==> flow/design.v <==
module B2BCD_IP #(parameter WIDTH = 4, parameter DIGIT = 2)(
    Binary_code,
    BCD_code
);
input  [WIDTH-1: 0]   Binary_code;
output [4*DIGIT-1: 0]    BCD_code;
wire [4*DIGIT-1: 0] shift_result [2:WIDTH-1];
wire [4*DIGIT-1: 0]   add_result [2:WIDTH-2];
genvar i, j;
generate
    for(i=2; i<WIDTH; i=i+1)begin : loop_shift
        if(i==2)begin
            assign shift_result[i] = {{(4*DIGIT-3){1'b0}}, Binary_code[WIDTH-1 : WIDTH-3]};
        end
        else begin
            assign shift_result[i] = {add_result[i-1][4*DIGIT-2: 0], Binary_code[WIDTH-i-1]};
        end   
    end
    for(i=2; i<WIDTH-1; i=i+1)begin : loop_add1
        for(j=0; j<DIGIT; j=j+1)begin
            assign add_result[i][4*j+3:4*j] = (shift_result[i][4*j+3:4*j] > 4)? shift_result[i][4*j+3:4*j] + 3 : shift_result[i][4*j+3:4*j]; 
        end      
    end
endgenerate
assign BCD_code = shift_result[WIDTH-1];
endmodule
module UT_TOP (
    clk, 
    rst_n, 
    in_valid, 
    in_time,
    out_valid, 
    out_display, 
    out_day
);
input        clk, rst_n, in_valid;
input [30:0] in_time;
output reg       out_valid;
output reg [3:0] out_display;
output reg [2:0] out_day;
reg  [3:0]  current_state, next_state;
parameter IDLE       = 4'd0  ;
parameter INPUT      = 4'd1  ;
parameter CAL_16YEAR = 4'd2  ;
parameter CAL_4YEAR  = 4'd3  ;
parameter CAL_YEAR   = 4'd4  ;
parameter CAL_MONTH  = 4'd5  ;
parameter CAL_DAY    = 4'd6  ;
parameter CAL_4HOUR  = 4'd7  ;
parameter CAL_HOUR   = 4'd8  ;
parameter CAL_15MIN  = 4'd9  ;
parameter CAL_MIN    = 4'd10 ;
parameter CAL_SEC    = 4'd11 ;
parameter OUT        = 4'd12 ;
parameter time_16years      = 31'd504921600;   
parameter time_4years       = 31'd126230400;   
parameter time_common_years = 31'd31536000;    
parameter time_leap_years   = 31'd31622400;    
parameter time_odd_month    = 31'd2678400;     
parameter time_even_month   = 31'd2592000;     
parameter time_leap_month   = 31'd2505600;     
parameter time_com_month    = 31'd2419200;     
parameter time_day          = 31'd86400;       
parameter time_4hour        = 31'd14400;       
parameter time_hour         = 31'd3600;        
parameter time_15minute     = 31'd900;         
parameter time_minute       = 31'd60;          
reg [3:0] counter;
reg [30:0] in_time_reg;
reg leap;
reg [10:0] year;
reg [3:0]  month;
reg [4:0]  day;
reg [4:0]  hour;
reg [5:0]  minute;
reg [5:0]  second;
wire [10:0] temp_year;
wire [3:0]  temp_month;
wire [2:0]  week;
reg  [10:0] Binary_code;
wire [15:0] BCD_code;
assign temp_year =  (month < 3)? year-1 : year;
assign temp_month = (month < 3)? month + 12 : month;
assign week = (day + 2*temp_month + 3*(temp_month + 1)/5 + temp_year + temp_year/4 - temp_year/100 + temp_year/400 + 1) % 7;
B2BCD_IP #(11, 4) I_B2BCD_IP ( .Binary_code(Binary_code), .BCD_code(BCD_code) );
always @(*)begin
    case (counter)
        0 : Binary_code = year; 
        1 : Binary_code = year;
        2 : Binary_code = year;
        3 : Binary_code = year;
        4 : Binary_code = {7'b0, month};
        5 : Binary_code = {7'b0, month};
        6 : Binary_code = {6'b0, day};
        7 : Binary_code = {6'b0, day};
        8 : Binary_code = {6'b0, hour};
        9 : Binary_code = {6'b0, hour};
        10: Binary_code = {5'b0, minute};
        11: Binary_code = {5'b0, minute};
        12: Binary_code = {5'b0, second};
        13: Binary_code = {5'b0, second};  
        default: Binary_code = year;
    endcase
end
always @(*) begin
    leap = (year[1:0] == 2'b00)? 1: 0;
end
always @(posedge clk or negedge rst_n) begin
    if(!rst_n)begin
        in_time_reg <= 0;
    end
    else if(in_valid)begin
        in_time_reg <= in_time;
    end
    else if(next_state == CAL_16YEAR)begin
        in_time_reg <= (in_time_reg < time_16years)? in_time_reg : in_time_reg - time_16years;
    end
    else if(next_state == CAL_4YEAR)begin
        in_time_reg <= (in_time_reg < time_4years)? in_time_reg : in_time_reg - time_4years;
    end
    else if(next_state == CAL_YEAR)begin
        if(leap)
            in_time_reg <= (in_time_reg < time_leap_years)? in_time_reg : in_time_reg - time_leap_years;
        else
            in_time_reg <= (in_time_reg < time_common_years)? in_time_reg : in_time_reg - time_common_years;
    end
    else if(next_state == CAL_MONTH)begin
        if(month == 2 && leap) 
            in_time_reg <= (in_time_reg < time_leap_month)? in_time_reg: in_time_reg - time_leap_month;
        else if(month == 2 && !leap) 
            in_time_reg <= (in_time_reg < time_com_month)? in_time_reg: in_time_reg - time_com_month;
        else if(month == 1 || month == 3 || month == 5  || month == 7 || month == 8 || month == 10 || month == 12) 
            in_time_reg <= (in_time_reg < time_odd_month)? in_time_reg: in_time_reg - time_odd_month;
        else 
            in_time_reg <= (in_time_reg < time_even_month)? in_time_reg: in_time_reg - time_even_month;
    end
    else if(next_state == CAL_DAY)begin
        in_time_reg <= (in_time_reg < time_day)? in_time_reg: in_time_reg - time_day;
    end
    else if(next_state == CAL_4HOUR)begin
        in_time_reg <= (in_time_reg < time_4hour)? in_time_reg: in_time_reg - time_4hour;
    end
    else if(next_state == CAL_HOUR)begin
        in_time_reg <= (in_time_reg < time_hour)? in_time_reg: in_time_reg - time_hour;
    end
    else if(next_state == CAL_15MIN)begin
        in_time_reg <= (in_time_reg < time_15minute)? in_time_reg: in_time_reg - time_15minute;
    end
    else if(next_state == CAL_MIN)begin
        in_time_reg <= (in_time_reg < time_minute)? in_time_reg: in_time_reg - time_minute;
    end
end
always @(posedge clk or negedge rst_n) begin
    if(!rst_n)begin
        year <= 'd1970;
    end
    else if(next_state == CAL_16YEAR)begin
        year <= (in_time_reg < time_16years)? year: year + 'd16;
    end
    else if(next_state == CAL_4YEAR)begin
        year <= (in_time_reg < time_4years)? year: year + 'd4;
    end
    else if(next_state == CAL_YEAR)begin
        if(leap)
            year <= (in_time_reg < time_leap_years)? year: year + 'd1;
        else
            year <= (in_time_reg < time_common_years)? year: year + 'd1;
    end
    else if(next_state == IDLE)begin
        year <= 'd1970;
    end
end
always @(posedge clk or negedge rst_n) begin
    if(!rst_n)begin
        month <= 'd1;
    end
    else if(next_state == CAL_MONTH)begin
        if(month == 2 && leap) 
            month <= (in_time_reg < time_leap_month)? month: month + 'd1;
        else if(month == 2 && !leap) 
            month <= (in_time_reg < time_com_month)? month: month + 'd1;
        else if(month == 1 || month == 3 || month == 5  || month == 7 || month == 8 || month == 10 || month == 12)
            month <= (in_time_reg < time_odd_month)? month: month + 'd1;
        else 
            month <= (in_time_reg < time_even_month)? month: month + 'd1;
    end
    else if(next_state == IDLE)begin
        month <= 'd1;
    end
end
always @(posedge clk or negedge rst_n) begin
    if(!rst_n)begin
        day <= 'd1;
    end
    else if(next_state == CAL_DAY)begin
        day <= (in_time_reg < time_day)? day : day + 'd1;
    end
    else if(next_state == IDLE)begin
        day <= 'd1;
    end
end
always @(posedge clk or negedge rst_n) begin
    if(!rst_n)begin
        hour <= 'd0;
    end
    else if(next_state == CAL_4HOUR)begin
        hour <= (in_time_reg < time_4hour)? hour : hour + 'd4;
    end
    else if(next_state == CAL_HOUR)begin
        hour <= (in_time_reg < time_hour)? hour : hour + 'd1;
    end
    else if(next_state == IDLE)begin
        hour <= 'd0;
    end
end
always @(posedge clk or negedge rst_n) begin
    if(!rst_n)begin
        minute <= 'd0;
    end
    else if(next_state == CAL_15MIN)begin
        minute <= (in_time_reg < time_15minute)? minute : minute + 'd15;
    end
    else if(next_state == CAL_MIN)begin
        minute <= (in_time_reg < time_minute)? minute : minute + 'd1;
    end
    else if(next_state == IDLE)begin
        minute <= 'd0;
    end
end
always @(*)begin
    second = in_time_reg[5:0];
end
always @(posedge clk or negedge rst_n) begin
    if(!rst_n)begin
        counter <= 'd0;
    end
    else if(next_state == OUT)begin
        counter <= counter + 1;
    end
    else if(next_state == IDLE)begin
        counter <= 'd0;
    end
end
always@(posedge clk or negedge rst_n)begin
    if(!rst_n)begin
        current_state <= IDLE;
    end
    else begin
        current_state <= next_state;
    end
end
always@(*)begin
    if(!rst_n)
        next_state = IDLE ;
    else begin
        case(current_state)
        IDLE:
            next_state = (!in_valid)? IDLE : INPUT;
        INPUT:
            next_state = CAL_16YEAR;
        CAL_16YEAR:
            next_state = (in_time_reg < time_16years)? CAL_4YEAR : CAL_16YEAR;
        CAL_4YEAR:
            next_state = (in_time_reg < time_4years)? CAL_YEAR : CAL_4YEAR;
        CAL_YEAR:begin
            if(leap) 
                next_state = (in_time_reg < time_leap_years)? CAL_MONTH : CAL_YEAR;
            else 
                next_state = (in_time_reg < time_common_years)? CAL_MONTH : CAL_YEAR;
        end
        CAL_MONTH:begin
            if(month == 2 && leap) 
                next_state = (in_time_reg < time_leap_month)? CAL_DAY : CAL_MONTH;
            else if(month == 2 && !leap) 
                next_state = (in_time_reg < time_com_month)? CAL_DAY : CAL_MONTH;
            else if(month == 1 || month == 3 || month == 5  || month == 7 || month == 8 || month == 10 || month == 12) 
                next_state = (in_time_reg < time_odd_month)? CAL_DAY : CAL_MONTH;
            else 
                next_state = (in_time_reg < time_even_month)? CAL_DAY : CAL_MONTH;
        end 
        CAL_DAY:
            next_state = (in_time_reg < time_day)? CAL_4HOUR : CAL_DAY;  
        CAL_4HOUR:
            next_state = (in_time_reg < time_4hour)? CAL_HOUR : CAL_4HOUR;
        CAL_HOUR:
            next_state = (in_time_reg < time_hour)? CAL_15MIN : CAL_HOUR;
        CAL_15MIN:
            next_state = (in_time_reg < time_15minute)? CAL_MIN : CAL_15MIN;
        CAL_MIN:
            next_state = (in_time_reg < time_minute)? OUT : CAL_MIN;
        OUT:
            next_state = (counter == 14)? IDLE : OUT;
        default :
            next_state = IDLE ;
        endcase
    end
end
always @(posedge clk or negedge rst_n) begin
    if (!rst_n) out_valid <= 'd0;
    else if(next_state == OUT) out_valid <= 'd1;
	else out_valid <= 'd0; 
end
always @(posedge clk or negedge rst_n) begin
	if (!rst_n) out_display <= 'd0;
    else if(next_state == OUT)begin
        case (counter)
            0 : out_display <= BCD_code[15:12];
            1 : out_display <= BCD_code[11:8];
            2 : out_display <= BCD_code[7:4];
            3 : out_display <= BCD_code[3:0];
            4 : out_display <= BCD_code[7:4];
            5 : out_display <= BCD_code[3:0];
            6 : out_display <= BCD_code[7:4];
            7 : out_display <= BCD_code[3:0];
            8 : out_display <= BCD_code[7:4];
            9 : out_display <= BCD_code[3:0];
            10: out_display <= BCD_code[7:4];
            11: out_display <= BCD_code[3:0];
            12: out_display <= BCD_code[7:4];
            13: out_display <= BCD_code[3:0];
        endcase
    end 
	else out_display <= 'd0;
end
always @(posedge clk or negedge rst_n) begin
	if (!rst_n) out_day <= 'd0;
    else if(next_state == OUT) out_day <= week;
	else out_day <= 'd0;
end
endmodule
From RTL to reports: UT_TOP
What the tools print for UT_TOP, step after step.
Lines are those of the file above, counted from 1.
Operators: Yosys type, input widths -> output width; for muxes data width and select width s.
Cell names lack the library's common part.
{"block": "setup", "top_module": "UT_TOP", "clock": "clk", "cell_library": "sky130hd", "pvt_corner": "tt_025C_1v80"}

Word-level counts
Yosys after proc, flatten, opt, wreduce and memory -nomap, before mapping. Memory bits, and registers merged into a memory's read port (data or address), are not among the register bits. Print and check cells are not counted. Equal cells are merged and count once.
{"block": "bits", "reg_bits": 78, "latchBits": 0, "ram_bits": 0, "mem_bits_ro": 0, "clocked_rd_ports_x_width": 0, "memories": 0, "inputBits": 34, "output_inout_bits": 8, "wordCells": 333}
{"block": "classes", "n_addsub": 59, "multipliers": 1, "div_mod_pow": 4, "cmp": 40, "eq_ne": 70, "shift": 0, "mux": 115, "n_logic": 0, "n_reduce_logical": 33}
{"block": "op_table", "operator": "$mux 31", "count": 27}
{"block": "op_table", "operator": "$div 11x9->32 const B", "count": 1}
{"block": "op_table", "operator": "$div 11x7->32 const B", "count": 1}
{"block": "op_table", "operator": "$mux 4", "count": 37}
{"block": "op_table", "operator": "$sub 31x22->31 const B", "count": 4}
{"block": "op_table", "operator": "$lt 31x22->1 const B", "count": 4}
{"block": "op_table", "operator": "$mux 11", "count": 10}
{"block": "op_table", "operator": "$div 32x3->32 const B", "count": 1}
{"block": "op_table", "operator": "$mod 32x3->32 const B", "count": 1}
{"block": "op_table", "operator": "$gt 4x3->1 const B", "count": 22}
{"block": "op_table", "operator": "$add 4x2->4 const B", "count": 18}
{"block": "op_table", "operator": "$eq 4x4->1 const B", "count": 18}
{"block": "op_table", "operator": "$sub 31x25->31 const B", "count": 2}
{"block": "op_table", "operator": "$lt 31x25->1 const B", "count": 2}
{"block": "op_table", "operator": "$eq 4x3->1 const B", "count": 14}
{"block": "op_table", "operator": "$pmux 11 s5", "count": 1}
{"block": "op_table", "operator": "$pmux 4 s12", "count": 1}
{"block": "op_table", "operator": "$mux 5", "count": 8}
{"block": "op_table", "operator": "$add 32x1->32 const B", "count": 1}
{"block": "op_table", "operator": "$add 32x11->32", "count": 1}
{"block": "op_table", "operator": "$add 32x32->32", "count": 1}
{"block": "op_table", "operator": "$sub 32x32->32", "count": 1}
{"block": "op_table", "operator": "$add 32x9->32", "count": 1}
{"block": "op_table", "operator": "$eq 4x2->1 const B", "count": 8}
{"block": "op_table", "operator": "$add 6x32->32", "count": 1}
{"block": "op_table", "operator": "$sub 31x10->31 const B", "count": 1}
{"block": "op_table", "operator": "$lt 31x10->1 const B", "count": 1}
{"block": "op_table", "operator": "$sub 31x12->31 const B", "count": 1}
Other operator kinds: 61; their cells: 133.

Depth
Longest topological path by Yosys (ltp), each cell counted once; first at word level (registers and memories cut), then after technology mapping (sequential cells cut; the memories' decode and read muxes count).
{"block": "logic_depth", "ltp_word": 23, "ABC_AREA": 0, "ltp_mapped": 77, "depth_no_buf": 72}

Mapped cells and area
Source: synth_stat.txt of the flow (Yosys; design flattened, memories mapped). It holds for the ABC_AREA given above (unset counts as 0); a run with the other value may have another netlist.
{"block": "mapped", "cells": 2182, "yosys_area_um2": 15441.1, "seqArea_um2": 2164.6, "flip_flops": 86, "n_buf": 127}
{"block": "by_type", "cell": "dfrtp_1", "count": 76, "type_area_um2": 1.9E+03}
{"block": "by_type", "cell": "ha_1", "count": 130, "type_area_um2": 1626.56}
{"block": "by_type", "cell": "nand2_1", "count": 245, "type_area_um2": 919.632}
{"block": "by_type", "cell": "a21oi_1", "count": 175, "type_area_um2": 875.84}
{"block": "by_type", "cell": "o21ai_0", "count": 174, "type_area_um2": 870.835}
{"block": "by_type", "cell": "nor2_1", "count": 202, "type_area_um2": 758.227}
{"block": "by_type", "cell": "xnor2_1", "count": 75, "type_area_um2": 656.88}
{"block": "by_type", "cell": "inv_1", "count": 125, "type_area_um2": 469.2}
{"block": "by_type", "cell": "fa_1", "count": 23, "type_area_um2": 460.442}
{"block": "by_type", "cell": "nand3_1", "count": 84, "type_area_um2": 420.403}
{"block": "by_type", "cell": "clkbuf_1", "count": 97, "type_area_um2": 364.099}
{"block": "by_type", "cell": "o211ai_1", "count": 48, "type_area_um2": 360.346}
{"block": "by_type", "cell": "mux2i_1", "count": 33, "type_area_um2": 330.317}
{"block": "by_type", "cell": "nor3_1", "count": 62, "type_area_um2": 310.298}
{"block": "by_type", "cell": "a31oi_1", "count": 44, "type_area_um2": 275.264}
{"block": "by_type", "cell": "dfstp_2", "count": 10, "type_area_um2": 262.752}
{"block": "by_type", "cell": "xor2_1", "count": 30, "type_area_um2": 262.752}
{"block": "by_type", "cell": "mux2_2", "count": 18, "type_area_um2": 202.694}
Not listed: further types 93, cells in them 531.
The figures by module come from a second, unflattened synthesis with its own total; it is not the netlist above.
{"block": "hier_totals", "hier_cells": 2248, "hier_area_um2": 16153.0}
Rows give one instance, submodules left out.
{"block": "by_module", "module": "UT_TOP", "n_inst": 1, "cells": 1934, "area_um2": 13835.8, "mod_seq_area_um2": 2164.6}
{"block": "by_module", "module": "B2BCD_IP", "n_inst": 1, "cells": 314, "area_um2": 2317.2, "mod_seq_area_um2": 0.0}

Worst setup path after synthesis
Source: OpenSTA report_checks on the synthesized netlist (no wires, ideal clock, input and output delay 20% of the period each), path of least setup slack; recovery checks are left aside. Register names are those of the netlist, which keeps one name where synthesis merged equal registers.
{"block": "synth_path", "path_type": "reg-to-reg", "startpoint": "register month[2]", "endpoint": "register out_day[0]", "tclk_ns": 15.0, "setup_ns": 0.132, "launch_ns": 0.000, "t_arrival_ns": 15.744, "t_required_ns": 14.868, "slack_ns": -0.876, "path_delay_ns": 15.876, "stages": 73, "path_buffers": 4, "period_less_setup_slack_ns": 15.876}
"path_delay_ns" = arrival - input delay + setup time.
"stages" counts driving pins, that of a launching flip-flop among them; a cell with two outputs on the path counts twice.
"period_less_setup_slack_ns" = period - worst setup slack (recovery checks aside). The figure is calculated, with input and output delays left at 20% of the set period.
At most two assigning lines are given for a register; there are more.
{"block": "synth_between", "cell_sequence": "dfrtp_1 inv_1 ha_1 a21boi_1 buf_1 xnor2_1 nor2_1 xor2_1 ha_1 a21o_1 a21oi_1 clkbuf_1 inv_1 ha_1 nor2_1 a21oi_1 a21oi_1 nor2_1 [37 not listed] mux2_4 o31a_1 or2_1 a211o_1 nand2_1 ha_1 inv_1 a22oi_1 a32oi_1 nor2_1 o21ai_0 o21a_1 ha_1 inv_1 a41oi_1 a32oi_1 xor2_1 nor2_1", "cells_between": 40, "cone_classes": "add/sub: 9; mul: 1; div: 4; compare: 1; eq/ne: 9; mux: 8; reduce/logical: 8"}
{"block": "synth_rtl", "item": "from (decl)", "line_no": 72, "rtl": "reg [3:0]  month;"}
{"block": "synth_rtl", "item": "from (assign)", "line_no": 179, "rtl": "month <= (in_time_reg < time_leap_month)? month: month + 'd1;"}
{"block": "synth_rtl", "item": "from (assign)", "line_no": 181, "rtl": "month <= (in_time_reg < time_com_month)? month: month + 'd1;"}
{"block": "synth_rtl", "item": "to (assign)", "line_no": 326, "rtl": "if (!rst_n) out_day <= 'd0;"}
{"block": "synth_rtl", "item": "to (assign)", "line_no": 327, "rtl": "else if(next_state == OUT) out_day <= week;"}
{"block": "synth_rtl", "item": "to (decl)", "line_no": 40, "rtl": "output reg [2:0] out_day;"}
Chain of elaborated cells between the ends: none given.

Timing after layout
Path of least setup slack in the final report of flow run A (OpenROAD, finished layout, wires in). Where an end is a register, its clock arrival counts in the times.
{"block": "layout_path", "path_type": "reg-to-reg", "startpoint": "register month[0]", "endpoint": "register out_day[1]", "tclk_ns": 12.9, "setup_ns": 0.11, "launch_ns": 0.43, "t_arrival_ns": 14.77, "t_required_ns": 13.21, "slack_ns": -1.56, "stages": 74, "path_buffers": 5}
At most two assigning lines are given for a register; there are more.
{"block": "layout_between", "cell_sequence": "dfstp_2 ha_4 a21boi_4 buf_12 xnor2_4 nor2_4 xor2_2 ha_1 a21o_1 a21oi_2 xor2_2 nor2_4 inv_2 ha_4 nor2_4 a21oi_2 a21oi_2 nor2_2 [38 not listed] or2_2 a211oi_2 o31a_1 or2_1 a211o_1 nand2_2 ha_4 a211o_1 a32oi_2 nor2_2 o21ai_1 o21a_1 ha_2 inv_2 a41oi_2 a32oi_2 or2_1 o211a_1", "cells_between": 40, "cone_classes": "add/sub: 9; mul: 1; div: 4; compare: 1; eq/ne: 9; mux: 8; reduce/logical: 8"}
{"block": "layout_rtl", "item": "from (decl)", "line_no": 72, "rtl": "reg [3:0]  month;"}
{"block": "layout_rtl", "item": "from (assign)", "line_no": 179, "rtl": "month <= (in_time_reg < time_leap_month)? month: month + 'd1;"}
{"block": "layout_rtl", "item": "from (assign)", "line_no": 181, "rtl": "month <= (in_time_reg < time_com_month)? month: month + 'd1;"}
{"block": "layout_rtl", "item": "to (assign)", "line_no": 326, "rtl": "if (!rst_n) out_day <= 'd0;"}
{"block": "layout_rtl", "item": "to (assign)", "line_no": 327, "rtl": "else if(next_state == OUT) out_day <= week;"}
{"block": "layout_rtl", "item": "to (decl)", "line_no": 40, "rtl": "output reg [2:0] out_day;"}
Chain of elaborated cells between the ends: none given.

Appendix: measured runs

Below are 4 stored runs of the flow (Yosys, OpenROAD; platform sky130hd) on UT_TOP, each with its settings and what was measured, unordered. Constraints: input delay and output delay 20% of the set period each, output load 0.01 pF.
"period_less_ws_ns" = clock period - worst setup slack. The figure is calculated, with input and output delays left at 20% of the set period.
"worst_setup_path_time_ns" = time allowed to the worst setup path (clock period - input delay - output delay, where it has them) - its slack; a late launch clock adds to it, a late capture clock takes from it.

{"run": "flow run A", "settings": { "ABC_AREA": 0, "CAP_MARGIN": 15, "CELL_PAD_IN_SITES_DETAIL_PLACEMENT": 0, "CORE_ASPECT_RATIO": 1.8, "CORE_MARGIN": 2, "CORE_UTILIZATION": 17, "CTS_CLUSTER_SIZE": 25, "GPL_ROUTABILITY_DRIVEN": 0, "HOLD_SLACK_MARGIN": 0.27, "MIN_ROUTING_LAYER": "met2", "PLACE_DENSITY_LB_ADDON": 0.05, "SLEW_MARGIN": 10, "period_ns": 12.9 }, "results": { "period_less_ws_ns": 14.457, "finish.utilization_pct": 23.0, "worst_setup_path_time_ns": 14.46, "worst_setup_path_type": "reg-to-reg", "dieArea_um2": 93362.0, "setup_tns_ns": -4.561, "holdWs_ns": 0.502, "finish.stdcell_area_um2": 20782.4, "worstSetupSlack_ns": -1.557, "synthArea_um2": 15441.1 }}
{"run": "flow run B", "settings": { "CELL_PAD_IN_SITES_DETAIL_PLACEMENT": 2, "CELL_PAD_IN_SITES_GLOBAL_PLACEMENT": 2, "CORE_ASPECT_RATIO": 1.55, "CORE_UTILIZATION": 65, "GPL_ROUTABILITY_DRIVEN": 1, "GPL_TIMING_DRIVEN": 1, "MAX_ROUTING_LAYER": "met5", "SLEW_MARGIN": 10, "period_ns": 15.4, "CAP_MARGIN": 20, "CORE_MARGIN": 2 }, "outcome": "unfinished; error GPL-0301 in placement"}
{"run": "flow run C", "settings": { "ABC_AREA": 0, "CAP_MARGIN": 15, "CELL_PAD_IN_SITES_DETAIL_PLACEMENT": 1, "CORE_ASPECT_RATIO": 1.8, "CORE_MARGIN": 2, "CORE_UTILIZATION": 17, "CTS_CLUSTER_SIZE": 54, "GPL_ROUTABILITY_DRIVEN": 0, "GPL_TIMING_DRIVEN": 0, "HOLD_SLACK_MARGIN": 0.27, "MIN_ROUTING_LAYER": "met2", "PLACE_DENSITY_LB_ADDON": 0.05, "SLEW_MARGIN": 10, "period_ns": 12.9 }, "results": { "period_less_ws_ns": 15.250, "finish.utilization_pct": 22.1, "worst_setup_path_time_ns": 15.25, "worst_setup_path_type": "reg-to-reg", "dieArea_um2": 93362.0, "setup_tns_ns": -6.980, "holdWs_ns": 0.533, "finish.stdcell_area_um2": 19965.4, "worstSetupSlack_ns": -2.350, "synthArea_um2": 15441.1 }}
{"run": "flow run D", "settings": { "ABC_AREA": 0, "CAP_MARGIN": 5, "CELL_PAD_IN_SITES_DETAIL_PLACEMENT": 2, "CELL_PAD_IN_SITES_GLOBAL_PLACEMENT": 3, "CORE_ASPECT_RATIO": 1.99, "CORE_UTILIZATION": 49, "CTS_CLUSTER_DIAMETER": 270, "GPL_ROUTABILITY_DRIVEN": 0, "GPL_TIMING_DRIVEN": 1, "MIN_ROUTING_LAYER": "met1", "period_ns": 21.3, "CORE_MARGIN": 2, "SLEW_MARGIN": 20 }, "outcome": "unfinished; error GPL-0301 in placement"}
